==> flow/design.v <==
module PIEZO_reality_and_damedame(RESETN,CLK_1MHZ,A,T,SONG );
input RESETN,CLK_1MHZ,A,T;
output SONG;
reg SONG;
reg BUFF,BUFF2;
reg [10:0] freq,freq2;
reg [31:0] CNT_SOUND,CNT_SOUND2;
integer CLK_COUNT,CLK_COUNT2;
integer scale,scale2;
always @(*)
begin
if(A&&~T)
	SONG = BUFF;
else if(~A&&T)
	SONG = BUFF2;	
else 
	SONG =0;
end
always @( posedge CLK_1MHZ)
begin
	case(scale)
		-2: freq <= 0;
		-1: freq <= 0;
		0: freq <= 1012;	 
		1:	freq <= 1516;	  
		2:	freq <= 955;		  
		3: freq <= 1012;	  
		4: freq <= 1136;	  
		5: freq <= 1275;	  
		6: freq <= 1012;	  
		7: freq <= 0;	     
		8: freq <= 1607;	  
		9: freq <= 955;		  
		10: freq <= 1012;	  
		11: freq <= 1136;	  
		12: freq <= 1275;	  
		13: freq <= 1012;	  
		14: freq <= 675;	  
		15: freq <= 758;	  
		16: freq <= 1012;	  
		17: freq <= 0;	 	  
		18: freq <= 1516;	  
		19: freq <= 1351;	  
		20: freq <= 1275;	  
		21: freq <= 1012;	  
		22: freq <= 1136;	  
		23: freq <= 1204;	  
		24: freq <= 1136;	  
		25: freq <= 0;	  
		26: freq <= 1516;	  
		27: freq <= 758;	  
		28: freq <= 851;	  
		29: freq <= 902;	  
		30: freq <= 851;	  
		31: freq <= 0;	  
		32: freq <= 1275;	  
		33: freq <= 851;	  
		34: freq <= 955;	  
		35: freq <= 1012;	  
		36: freq <= 955;	  
		37: freq <= 1012;	  
		38: freq <= 1136;	  
		39: freq <= 0;	 	  
		40: freq <= 1012;	  
		41: freq <= 1516;	  
		42: freq <= 955;	  
		43: freq <= 1012;	  
		44: freq <= 1136;	  
		45: freq <= 1275;	  
		46: freq <= 1012;	  
		47: freq <= 0;	     
		48: freq <= 1607;	  
		49: freq <= 955;	 
		50: freq <= 1012;	  
		51: freq <= 1136;	  
		52: freq <= 1275;	  
		53: freq <= 1012;	  
		54: freq <= 675;	  
		55: freq <= 758;	  
		56: freq <= 1012;	  
		57: freq <= 0;	 	  
		58: freq <= 1516;	  
		59: freq <= 1351;	  
		60: freq <= 1275;	  
		61: freq <= 1012;	  
		62: freq <= 1136;	  
		63: freq <= 1204;	  
		64: freq <= 1136;	  
		65: freq <= 0;	  
		66: freq <= 1516;	  
		67: freq <= 758;	  
		68: freq <= 851;	  
		69: freq <= 902;	  
		70: freq <= 851;	  
		71: freq <= 0;	  
		72: freq <= 1275;	  
		73: freq <= 851;	  
		74: freq <= 955;	  
		75: freq <= 1012;	  
		76: freq <= 1136;	  
		77: freq <= 1275;	  
		78: freq <= 1275;	  
		79: freq <= 0;       
		default: freq <= 0;
	endcase
	case(scale2)
		-2: freq2 <= 0;
		-1: freq2 <= 0;	 
		0: freq2 <= 955;	  
		1: freq2 <= 851;	  
		2: freq2 <= 955;	  
		3: freq2 <= 758;	  
		4: freq2 <= 758;	  
		5: freq2 <= 758;	  
		6: freq2 <= 758;	  
		7: freq2 <= 758;	  
		8: freq2 <= 0;	  
		8: freq2 <= 0;	  
		9: freq2 <= 955;	  
		10: freq2 <= 955;	  
		11: freq2 <= 1012;	
		12: freq2 <= 1012;	
		13: freq2 <= 1012;	
		14: freq2 <= 1012;	
		15: freq2 <= 955;	 
		16: freq2 <= 955;	 
		17: freq2 <= 851;	 
		18: freq2 <= 851;	 
		19: freq2 <= 1136;	  
		20: freq2 <= 1275;	  
		21: freq2 <= 1275;	 
		22: freq2 <= 1275;	 
		23: freq2 <= 1275;	 
		24: freq2 <= 1275;	 
		25: freq2 <= 1275;	 
		26: freq2 <= 1275;	 
		27: freq2 <= 0;	  
		28: freq2 <= 0;	  
		29: freq2 <= 0;	  
		30: freq2 <= 0;	  
		31: freq2 <= 1275;	  
		32: freq2 <= 1431;	  
		33: freq2 <= 1516;	  
		34: freq2 <= 1431;	  
		35: freq2 <= 1431;	  
		36: freq2 <= 1431;	  
		37: freq2 <= 1431;	  
		38: freq2 <= 1431;	  
		39: freq2 <= 0;	  
		40: freq2 <= 0;	  
		41: freq2 <= 1136;	  
		42: freq2 <= 1136;	  
		43: freq2 <= 1012;	 
		44: freq2 <= 1012;	 
		45: freq2 <= 1012;	 
		46: freq2<= 1012;	 
		47: freq2<= 758;	  
		48: freq2 <= 758;	  
		49: freq2 <= 1012;	 
		50: freq2 <= 1012;	 
		51: freq2 <= 851;	 
		52:	freq2 <= 955;	 
		53:	freq2 <= 955;	 
		54:	freq2 <= 955;	 
		55:	freq2 <= 955;	 
		56:	freq2 <= 955;	 
		57:	freq2 <= 955;	 
		58:	freq2 <= 955;	 
		59:	freq2 <= 0;	  
		60:	freq2 <= 0;	  
		61:	freq2 <= 0;	  
		62:	freq2 <= 0;	  
		63:	freq2 <= 955;	 
		64:	freq2 <= 851;	 
		65:	freq2 <= 955;	 
		66:	freq2 <= 758;	  
		67:	freq2 <= 758;	  
		68:	freq2 <= 758;	  
		69:	freq2 <= 758;	  
		70:	freq2 <= 758;	  
		71:	freq2 <= 0;	  
		72:	freq2 <= 0;	  
		73:	freq2 <= 1136;	  
		74:	freq2 <= 1012;	 
		75:	freq2 <= 955;	 
		76:	freq2 <= 955;	 
		77:	freq2 <= 955;	 
		78:	freq2 <= 955;	 
		79:	freq2 <= 851;	 
		80:	freq2 <= 851;	 
		81:	freq2 <= 851;	 
		82:	freq2 <= 851;	 
		83:	freq2 <= 1275;	  
		84:	freq2 <= 1275;	  
		85:	freq2 <= 851;	 
		86:	freq2 <= 851;	 
		87:	freq2 <= 955;	 
		88:	freq2 <= 955;	 
		89:	freq2 <= 955;	 
		90:	freq2 <= 955;	 
		91:	freq2 <= 955;	 
		92:	freq2 <= 955;	 
		93:	freq2 <= 0;	  
		94:	freq2 <= 0;	  
		95:	freq2<= 0;	  
		96:	freq2<= 0;	  
		97:	freq2 <= 1516;	  
		98:	freq2 <= 1431;	  
		99:	freq2 <= 1275;	  
	100:	freq2 <= 1431;	  
	101:	freq2 <= 955;	 
	102:	freq2 <= 955;	 
	103:	freq2 <= 955;	 
	104:	freq2 <= 955;	 
	105:	freq2 <= 955;	 
	106:	freq2 <= 955;	 
	107:	freq2 <= 0;	  
	108:	freq2 <= 0;	  
	109:	freq2 <= 0;	  
	110:	freq2 <= 0;	  
	111:	freq2 <= 0;	  
	112:	freq2 <= 0;	  
	113:	freq2 <= 1516;	 
	114:	freq2<= 1431;	 
	115:	freq2 <= 1275;	  
	116:	freq2 <= 1431;	  
	117:	freq2 <= 851;	 
	118:	freq2 <= 851;	 
	119:	freq2 <= 851;	 
	120:	freq2 <= 851;	 
	121:	freq2 <= 851;	 
	122:	freq2 <= 851;	 
	123:	freq2 <= 0;	  
	124:	freq2 <= 0;	  
	125:	freq2 <= 0;	  
	126:	freq2 <= 0;	  
	127:	freq2 <= 851;	 
	128:	freq2 <= 955;	 
	129:	freq2 <= 1012;	 
	130:	freq2<= 955;	 
	default: freq <= 0;
	endcase		
end
always @(negedge RESETN or posedge CLK_1MHZ)
begin
	if(RESETN==1'b0)
		begin
				scale <= -2;
				BUFF <= 0;
				CNT_SOUND <= 0;
				CLK_COUNT <= 0;
		end
	else
		begin
			if(A)
				begin
					if( scale== -2 || scale == -1||
						 scale == 1|| scale == 2|| scale == 4|| scale == 5 || scale == 7 ||
						 scale == 8|| scale == 9|| scale == 11|| scale == 12|| scale == 15||
						 scale == 17|| scale == 18|| scale == 19|| scale == 20|| scale == 21||
						 scale ==23|| scale ==25|| scale == 26|| scale == 27|| scale == 29||
						 scale ==31|| scale ==32|| scale ==33|| scale ==35 || scale ==37 ||
						 scale ==41|| scale ==42|| scale == 44|| scale == 45|| scale == 47||
						 scale == 48|| scale == 49|| scale == 51|| scale == 52|| scale == 55||
						 scale ==57|| scale ==58|| scale == 59|| scale == 60|| scale == 61||
						 scale ==63|| scale ==65|| scale == 66|| scale == 67|| scale == 69||
						 scale ==71|| scale ==72|| scale == 73|| scale == 75 )
						 begin
								if( (CLK_COUNT < 300000) )         
									begin
										if(CNT_SOUND >= freq)   
											begin
												CNT_SOUND <= 0;   
												BUFF <= ~BUFF;					
												CLK_COUNT <= CLK_COUNT+1; 
											end				
										else   
											begin
												CNT_SOUND <=CNT_SOUND +1;  
												CLK_COUNT <= CLK_COUNT+1;
											end
									end						
								else  
									begin
										CLK_COUNT <= 0;	
										CNT_SOUND <= 0;	
										scale <= scale + 1;
									end
						end
					else if(scale == 3|| scale == 6|| scale ==10|| scale ==22 || scale ==24 ||
						 scale ==28|| scale ==30|| scale == 34|| scale == 39|| scale == 43||
						 scale == 46|| scale == 50|| scale == 62|| scale == 64|| scale == 68 ||scale == 70||
						 scale ==74|| scale ==77|| scale == 79)
							begin
								if( (CLK_COUNT < 600000) )         
									begin
										if(CNT_SOUND >= freq)   
											begin
												CNT_SOUND <= 0;   
												BUFF <= ~BUFF;					
												CLK_COUNT <= CLK_COUNT+1; 
											end				
										else   
											begin
												CNT_SOUND <=CNT_SOUND +1;  
												CLK_COUNT <= CLK_COUNT+1;
											end
									end						
								else  
									begin
										CLK_COUNT <= 0;	
										CNT_SOUND <= 0;
										scale <= scale + 1;
									end
							end	
					else if(scale == 0|| scale ==14|| scale ==36|| scale ==40 || scale ==54 ||
						 scale ==76)
						 begin
								if( (CLK_COUNT < 900000) )         
									begin
										if(CNT_SOUND >= freq)   
											begin
												CNT_SOUND <= 0;   
												BUFF <= ~BUFF;					
												CLK_COUNT <= CLK_COUNT+1; 
											end				
										else   
											begin
												CNT_SOUND <=CNT_SOUND +1;  
												CLK_COUNT <= CLK_COUNT+1;
											end
									end						
								else  
									begin
										CLK_COUNT <= 0;	
										CNT_SOUND <= 0;	
										scale <= scale + 1;
									end
							end
					else if(scale == 13|| scale ==16|| scale ==38|| scale ==53 || scale ==56 ||
						 scale ==78)
						 begin
								if( (CLK_COUNT < 1200000) )         
									begin
										if(CNT_SOUND >= freq)   
											begin
												CNT_SOUND <= 0;   
												BUFF <= ~BUFF;					
												CLK_COUNT <= CLK_COUNT+1; 
											end				
										else   
											begin
												CNT_SOUND <=CNT_SOUND +1;  
												CLK_COUNT <= CLK_COUNT+1;
											end
									end						
								else  
									begin
										CLK_COUNT <= 0;	
										CNT_SOUND <= 0;	
										scale <= scale + 1;
									end
						 end
					else       
						begin
							scale <= -2;
							BUFF  <= 0;
							CNT_SOUND <= 0;
							CLK_COUNT <= 0;
						end
				end
				else 
					begin
							scale <= -2;
							BUFF  <= 0;
							CNT_SOUND <= 0;
							CLK_COUNT <= 0;
					end
			end
end
always @(negedge RESETN or posedge CLK_1MHZ)
begin
	if(RESETN==1'b0)
		begin
				scale2<= -2;
				BUFF2 <= 0;
				CNT_SOUND2 <= 0;
				CLK_COUNT2 <= 0;
		end
	else
		begin	
			if(T)
				begin
					if(scale2 < 131) 
						begin
							if( (CLK_COUNT2 < 250000) )        
											begin
												if(CNT_SOUND2 >= freq2)   
													begin
														CNT_SOUND2 <= 0;   
														BUFF2 <= ~BUFF2;					
														CLK_COUNT2 <= CLK_COUNT2+1; 
													end				
												else   
													begin
														CNT_SOUND2 <=CNT_SOUND2 +1;  
														CLK_COUNT2 <= CLK_COUNT2+1;
													end
												end						
							else 
								begin
									CLK_COUNT2 <= 0;	
									CNT_SOUND2 <= 0;	
									scale2 <= scale2 + 1;
								end
						end
					else
						begin
							CLK_COUNT2 <= 0;	
							CNT_SOUND2 <= 0;	
							scale2 <= -2;
						end
				end
				else
					begin
						scale2<= -2;
						BUFF2 <= 0;
						CNT_SOUND2 <= 0;
						CLK_COUNT2 <= 0;
					end
	  end
end
endmodule
--- tool output ---
== From RTL to reports: PIEZO_reality_and_damedame ==
Tool output for the design above before and after an edit, in the order of the flow.
Lines under "original" count in the file above, lines under "edited" in the edited file.
"difference": "edited" minus "original" as printed here.
Operators carry their Yosys type and port widths (W data, S select, Z words).
The mark - stands for no value.

* Top: PIEZO_reality_and_damedame
* Clock: CLK_1MHZ
* Library: sky130hd
* Timing corner: tt_025C_1v80

== The edit ==
Unified diff, file above to edited file.
The edited RTL no longer does the same as the RTL above: the edit was made by script, with no optimisation intended.

<pre>
@@ -1,5 +1,7 @@
-module PIEZO_reality_and_damedame(RESETN,CLK_1MHZ,A,T,SONG );
-input RESETN,CLK_1MHZ,A,T;
+module PIEZO_reality_and_damedame(RESETN,CLK_1MHZ,A,T_ext,SONG );
+input RESETN,CLK_1MHZ,A,T_ext;
 output SONG;
+reg T;
+always @(posedge CLK_1MHZ) T <= T_ext;
 reg SONG;
 reg BUFF,BUFF2;
</pre>

== After elaboration ==
Yosys after proc, flatten, opt, wreduce and memory -nomap, before mapping. Memory bits, and registers merged into a memory's read port (data or address), are not among the register bits. Print and check cells are not counted.

{| class="wikitable"
|+ Operators by class
! element !! original !! edited !! difference
|-
| add/subtract/negate cells || 6 || 6 || 0
|-
| multipliers || 0 || 0 || 0
|-
| divide/modulo/power cells || 0 || 0 || 0
|-
| magnitude comparators || 8 || 8 || 0
|-
| equal/unequal tests || 294 || 294 || 0
|-
| shift operators || 0 || 0 || 0
|-
| mux-type cells || 56 || 56 || 0
|-
| bitwise operators || 4 || 4 || 0
|-
| reductions and logical operators || 109 || 109 || 0
|}

{| class="wikitable"
|+ Operator list
! kind !! original !! edited !! difference
|-
| $eq A32 B7 Y1 const B || 109 || 109 || 0
|-
| $logic_or A1 B1 Y1 || 78 || 78 || 0
|-
| $eq A32 B6 Y1 const B || 77 || 77 || 0
|-
| $mux W32 || 38 || 38 || 0
|-
| $eq A32 B5 Y1 const B || 37 || 37 || 0
|-
| $eq A32 B4 Y1 const B || 20 || 20 || 0
|-
| $eq A32 B8 Y1 const B || 19 || 19 || 0
|-
| $mux W1 || 16 || 16 || 0
|-
| $eq A32 B3 Y1 const B || 9 || 9 || 0
|-
| $eq A32 B2 Y1 const B || 6 || 6 || 0
|-
| $reduce_or A2 Y1 || 5 || 5 || 0
|-
| $add A32 B2 Y32 const B || 4 || 4 || 0
|-
| $not A1 Y1 || 4 || 4 || 0
|-
| $eq A32 B1 Y1 const B || 3 || 3 || 0
|-
| $logic_not A32 Y1 || 3 || 3 || 0
|-
| $ne A2 B1 Y1 const B || 3 || 3 || 0
|-
| $reduce_or A10 Y1 || 3 || 3 || 0
|-
| $reduce_or A12 Y1 || 3 || 3 || 0
|-
| $add A32 B1 Y32 const B || 2 || 2 || 0
|-
| $eq A32 B32 Y1 const B || 2 || 2 || 0
|-
| $ge A32 B11 Y1 || 2 || 2 || 0
|-
| $logic_and A1 B1 Y1 || 2 || 2 || 0
|-
| $lt A32 B21 Y1 const B || 2 || 2 || 0
|-
| $ne A3 B3 Y1 const B || 2 || 2 || 0
|-
| $reduce_and A4 Y1 || 2 || 2 || 0
|-
| $reduce_or A4 Y1 || 2 || 2 || 0
|-
| $reduce_or A6 Y1 || 2 || 2 || 0
|-
| $lt A32 B19 Y1 const B || 1 || 1 || 0
|}

Not every row of either side is listed.

{| class="wikitable"
|+ Storage and ports
! element !! original !! edited !! difference
|-
| bits in registers || 216 || 217 || +1
|-
| latch bits || 0 || 0 || 0
|-
| memory bits (writable) || 0 || 0 || 0
|-
| ROM bits || 0 || 0 || 0
|-
| word width x clocked read ports || 0 || 0 || 0
|-
| memory cells || 0 || 0 || 0
|-
| input bits || 4 || 4 || 0
|-
| output and inout bits || 1 || 1 || 0
|-
| cells after elaboration || 487 || 488 || +1
|}

== Depth ==
Depth = most cells in a row (Yosys ltp): at word level without a register or memory, in the mapped netlist without a sequential cell, where the memories' decode and read muxes count.

{| class="wikitable"
|+ Depth
! element !! original !! edited !! difference
|-
| depth after elaboration || 53 || 53 || 0
|-
| ABC_AREA || 0 || 0 || -
|-
| depth in mapped cells || 15 || 15 || 0
|-
| depth with buffers taken out || 12 || 11 || -1
|}

== Mapped cells and area ==
Yosys stat after the flow's synthesis: flattened, memories mapped to cells. It holds for the ABC_AREA given above (unset counts as 0); a run with the other value may have another netlist.

{| class="wikitable"
|+ Mapped netlist
! element !! original !! edited !! difference
|-
| mapped cells || 1,274 || 1,262 || -12
|-
| cell area after synthesis (um^2) || 11,717.5 || 11,816.3 || +98.8
|-
| area of sequential cells (um^2) || 5,482.8 || 5,502.8 || +20.0
|-
| flip-flop cells || 216 || 217 || +1
|-
| buffers || 62 || 64 || +2
|}

{| class="wikitable"
|+ Cells by type
! type !! original !! edited !! difference
|-
| sky130_fd_sc_hd__nor2_1 || 167 || 146 || -21
|-
| sky130_fd_sc_hd__nand3_1 || 85 || 68 || -17
|-
| sky130_fd_sc_hd__o211ai_1 || 10 || 25 || +15
|-
| sky130_fd_sc_hd__a211oi_1 || 21 || 7 || -14
|-
| sky130_fd_sc_hd__or2_2 || 8 || 17 || +9
|-
| sky130_fd_sc_hd__xnor2_1 || 36 || 44 || +8
|-
| sky130_fd_sc_hd__a32oi_1 || 5 || 13 || +8
|-
| sky130_fd_sc_hd__xor2_1 || 62 || 55 || -7
|-
| sky130_fd_sc_hd__nand4_1 || 24 || 31 || +7
|-
| sky130_fd_sc_hd__nand2_1 || 107 || 101 || -6
|-
| sky130_fd_sc_hd__o21ai_0 || 48 || 54 || +6
|-
| sky130_fd_sc_hd__clkbuf_1 || 39 || 45 || +6
|-
| sky130_fd_sc_hd__nor3_1 || 24 || 30 || +6
|-
| sky130_fd_sc_hd__nor2b_1 || 17 || 11 || -6
|-
| sky130_fd_sc_hd__nand2b_1 || 16 || 11 || -5
|-
| sky130_fd_sc_hd__or3_1 || 14 || 19 || +5
|-
| sky130_fd_sc_hd__a211o_1 || 7 || 2 || -5
|-
| sky130_fd_sc_hd__a32o_1 || 6 || 1 || -5
|}

Not every row of either side is listed.

== Path before layout ==
OpenSTA on the mapped netlist: ideal clock, no wires. The path of least setup slack (recovery checks aside). Input and output delay are each 20% of the period. Register names are those of the netlist, which keeps one name where synthesis merged equal registers.

{| class="wikitable"
|+ Path post-synthesis
! element !! original !! edited !! difference
|-
| path kind || input -> output || input -> output || -
|-
| start || input port A || input port A || -
|-
| end || output port SONG || output port SONG || -
|-
| period (ns) || 10.0 || 10.0 || 0.0
|-
| external input delay (ns) || 2.000 || 2.000 || 0.000
|-
| output delay (ns) || 2.000 || 2.000 || 0.000
|-
| launch time at the first pin (ns) || 2.000 || 2.000 || 0.000
|-
| arrival (ns) || 2.304 || 2.559 || +0.255
|-
| data required time (ns) || 8.000 || 8.000 || 0.000
|-
| setup slack (ns) || 5.696 || 5.441 || -0.255
|-
| delay of the path (ns) || 0.304 || 0.559 || +0.255
|-
| driving pins on the path || 2 || 3 || +1
|-
| buffers on the path || 0 || 1 || +1
|-
| period reached after synthesis (ns) || 4.304 || 4.559 || +0.255
|}

"delay of the path" is the arrival time less input delay plus setup time.
A path that ends at an output port has no setup time.
"driving pins on the path": output pins that drive a net of the path, with the launching flip-flop's if there is one; two outputs of one cell count as two.
"period reached after synthesis" = period - worst setup slack (recovery checks aside). The figure is calculated, with input and output delays left at 20% of the set period.
The rows between start and end are the longest chain of elaborated cells between them; the timing report does not say that the signal goes this way. Where chains are equally long, one stands for them.
Each line given opens the expression or statement behind the cell; cells for indexed reads and writes are added by Yosys, which also makes memories of some case tables.

Between the ends, post-synthesis, original:
* Cell sequence: sky130_fd_sc_hd__nand2_1 sky130_fd_sc_hd__o21ai_0
* Length of the longest elaborated chain: 4
* Elaborated cells between the ends (all ways): 5
* Source lines of those cells: 2
* Those cells by class: 2 x mux; 1 x logic; 2 x reduce/logical

{| class="wikitable"
|+ Ends and longest elaborated chain, post-synthesis, original
! element !! line !! source
|-
| from (decl) || 2 || <nowiki>input RESETN,CLK_1MHZ,A,T;</nowiki>
|-
| $not A1 Y1 || 14 || <nowiki>else if(~A&&T)</nowiki>
|-
| $logic_and A1 B1 Y1 || 14 ||
|-
| $mux W1 || 14 ||
|-
| $mux W1 || 12 || <nowiki>if(A&&~T)</nowiki>
|-
| to (decl) || 3 || <nowiki>output SONG;</nowiki>
|}

Between the ends, post-synthesis, edited:
* Cell sequence: sky130_fd_sc_hd__clkbuf_1 sky130_fd_sc_hd__nand2_1 sky130_fd_sc_hd__o21ai_0
* Length of the longest elaborated chain: 4
* Elaborated cells between the ends (all ways): 5
* Source lines of those cells: 2
* Those cells by class: 2 x mux; 1 x logic; 2 x reduce/logical

{| class="wikitable"
|+ Ends and longest elaborated chain, post-synthesis, edited
! element !! line !! source
|-
| from (decl) || 2 || <nowiki>input RESETN,CLK_1MHZ,A,T_ext;</nowiki>
|-
| $not A1 Y1 || 16 || <nowiki>else if(~A&&T)</nowiki>
|-
| $logic_and A1 B1 Y1 || 16 ||
|-
| $mux W1 || 16 ||
|-
| $mux W1 || 14 || <nowiki>if(A&&~T)</nowiki>
|-
| to (decl) || 3 || <nowiki>output SONG;</nowiki>
|}

== Worst path after layout ==
From the final timing report of the runs of pair A: the path of least setup slack in the routed layout; clock arrival at registers is part of the times.

{| class="wikitable"
|+ Path post-layout
! element !! original !! edited !! difference
|-
| path kind || register -> register || register -> register || -
|-
| start || register scale[3] || register scale[5] || -
|-
| end || register scale[27] || register scale[3] || -
|-
| period (ns) || 5.36 || 5.36 || 0.00
|-
| setup time (ns) || 0.10 || 0.09 || -0.01
|-
| launch time at the first pin (ns) || 0.51 || 0.52 || +0.01
|-
| arrival (ns) || 4.46 || 4.45 || -0.01
|-
| data required time (ns) || 5.77 || 5.80 || +0.03
|-
| setup slack (ns) || 1.31 || 1.35 || +0.04
|-
| driving pins on the path || 11 || 10 || -1
|-
| buffers on the path || 0 || 0 || 0
|}

The rows between start and end are the longest chain of elaborated cells between them; the timing report does not say that the signal goes this way. Where chains are equally long, one stands for them.
A register here has more assigning lines than the two given.

Between the ends, post-layout, original:
* Cell sequence: sky130_fd_sc_hd__dfstp_2 sky130_fd_sc_hd__or3b_2 sky130_fd_sc_hd__o21ai_1 sky130_fd_sc_hd__a32o_1 sky130_fd_sc_hd__a21oi_1 sky130_fd_sc_hd__o221a_2 sky130_fd_sc_hd__nor4_1 sky130_fd_sc_hd__and2_1 sky130_fd_sc_hd__o211ai_1 sky130_fd_sc_hd__nor2_1 sky130_fd_sc_hd__nor2_1
* Length of the longest elaborated chain: 53
* Elaborated cells between the ends (all ways): 175
* Those cells by class: 1 x add/sub; 85 x eq/ne; 9 x mux; 80 x reduce/logical

{| class="wikitable"
|+ Ends and longest elaborated chain, post-layout, original
! element !! line !! source
|-
| from (decl) || 9 || <nowiki>integer scale,scale2;</nowiki>
|-
| from (assign) || 248 || <nowiki>scale <= -2;</nowiki>
|-
| from (assign) || 287 || <nowiki>scale <= scale + 1;</nowiki>
|-
| $eq A32 B2 Y1 || 257 || <nowiki>if( scale== -2 || scale == -1||</nowiki>
|-
| $logic_or A1 B1 Y1 x50 || 257 ||
|-
| $mux W32 || 257 ||
|-
| $mux W32 || 255 || <nowiki>if(A)</nowiki>
|-
| to (assign) || 248 ||
|-
| to (assign) || 287 ||
|-
| to (decl) || 9 ||
|}

Between the ends, post-layout, edited:
* Cell sequence: sky130_fd_sc_hd__dfstp_2 sky130_fd_sc_hd__or3b_1 sky130_fd_sc_hd__a211oi_4 sky130_fd_sc_hd__a211oi_1 sky130_fd_sc_hd__a2111o_1 sky130_fd_sc_hd__a31oi_2 sky130_fd_sc_hd__nor4_4 sky130_fd_sc_hd__nor3_2 sky130_fd_sc_hd__nor4b_1 sky130_fd_sc_hd__o21ai_0
* Length of the longest elaborated chain: 53
* Elaborated cells between the ends (all ways): 170
* Source lines of those cells: 20
* Those cells by class: 85 x eq/ne; 5 x mux; 80 x reduce/logical

{| class="wikitable"
|+ Ends and longest elaborated chain, post-layout, edited
! element !! line !! source
|-
| from (decl) || 11 || <nowiki>integer scale,scale2;</nowiki>
|-
| from (assign) || 250 || <nowiki>scale <= -2;</nowiki>
|-
| from (assign) || 289 || <nowiki>scale <= scale + 1;</nowiki>
|-
| $eq A32 B2 Y1 || 259 || <nowiki>if( scale== -2 || scale == -1||</nowiki>
|-
| $logic_or A1 B1 Y1 x50 || 259 ||
|-
| $mux W32 || 259 ||
|-
| $mux W32 || 257 || <nowiki>if(A)</nowiki>
|-
| to (assign) || 250 ||
|-
| to (assign) || 289 ||
|-
| to (decl) || 11 ||
|}

== Layout results ==
Runs of the flow (Yosys, OpenROAD) on both versions; the two runs of a pair have the same settings. The constraints put input and output delay at 20% of the set period each and load the outputs with 0.01 pF.

Flow settings, pair A:
* period_ns: 5.36
* CAP_MARGIN: 20
* CORE_MARGIN: 2
* CORE_UTILIZATION: 40
* SLEW_MARGIN: 20

{| class="wikitable"
|+ Measured results, pair A
! element !! original !! edited !! difference
|-
| post-synthesis cell area (um^2) || 11,717.5 || 11,816.3 || +98.8
|-
| die size (um^2) || 30,679.3 || 30,932.0 || +252.7
|-
| standard-cell area after layout (um^2) || 13,050.0 || 13,060.0 || +10.0
|-
| utilization after routing || 0.453 || 0.453 || 0.000
|-
| setup slack of the worst path (ns) || 1.306 || 1.348 || +0.042
|-
| total negative slack on setup checks (ns) || 0.000 || 0.000 || 0.000
|-
| worst hold slack after layout (ns) || 0.479 || 0.462 || -0.017
|-
| total power of the final layout (W) || 0.003501 || 0.00441 || +0.000909
|}

Flow settings, pair B:
* ABC_AREA: 1
* CAP_MARGIN: 15
* CELL_PAD_IN_SITES_GLOBAL_PLACEMENT: 1
* CORE_UTILIZATION: 18
* CTS_CLUSTER_SIZE: 24
* MAX_ROUTING_LAYER: met5
* PLACE_DENSITY_LB_ADDON: 0.19
* SETUP_SLACK_MARGIN: 0.17
* TNS_END_PERCENT: 30
* period_ns: 8.58
* CORE_MARGIN: 2
* SLEW_MARGIN: 20

{| class="wikitable"
|+ Measured results, pair B
! element !! original !! edited !! difference
|-
| post-synthesis cell area (um^2) || 12,360.6 || 12,570.8 || +210.2
|-
| die size (um^2) || 70,782.6 || 71,968.8 || +1,186.2
|-
| standard-cell area after layout (um^2) || 14,572.7 || 14,919.3 || +346.6
|-
| utilization after routing || 0.213 || 0.217 || +0.004
|-
| setup slack of the worst path (ns) || 3.572 || 3.831 || +0.259
|-
| total negative slack on setup checks (ns) || 0.000 || 0.000 || 0.000
|-
| worst hold slack after layout (ns) || 0.459 || 0.459 || 0.000
|-
| total power of the final layout (W) || 0.002392 || 0.002707 || +0.000315
|}

"total power of the final layout" rests on the timing tool's default activity at the inputs, not on a simulated workload.
--- end ---
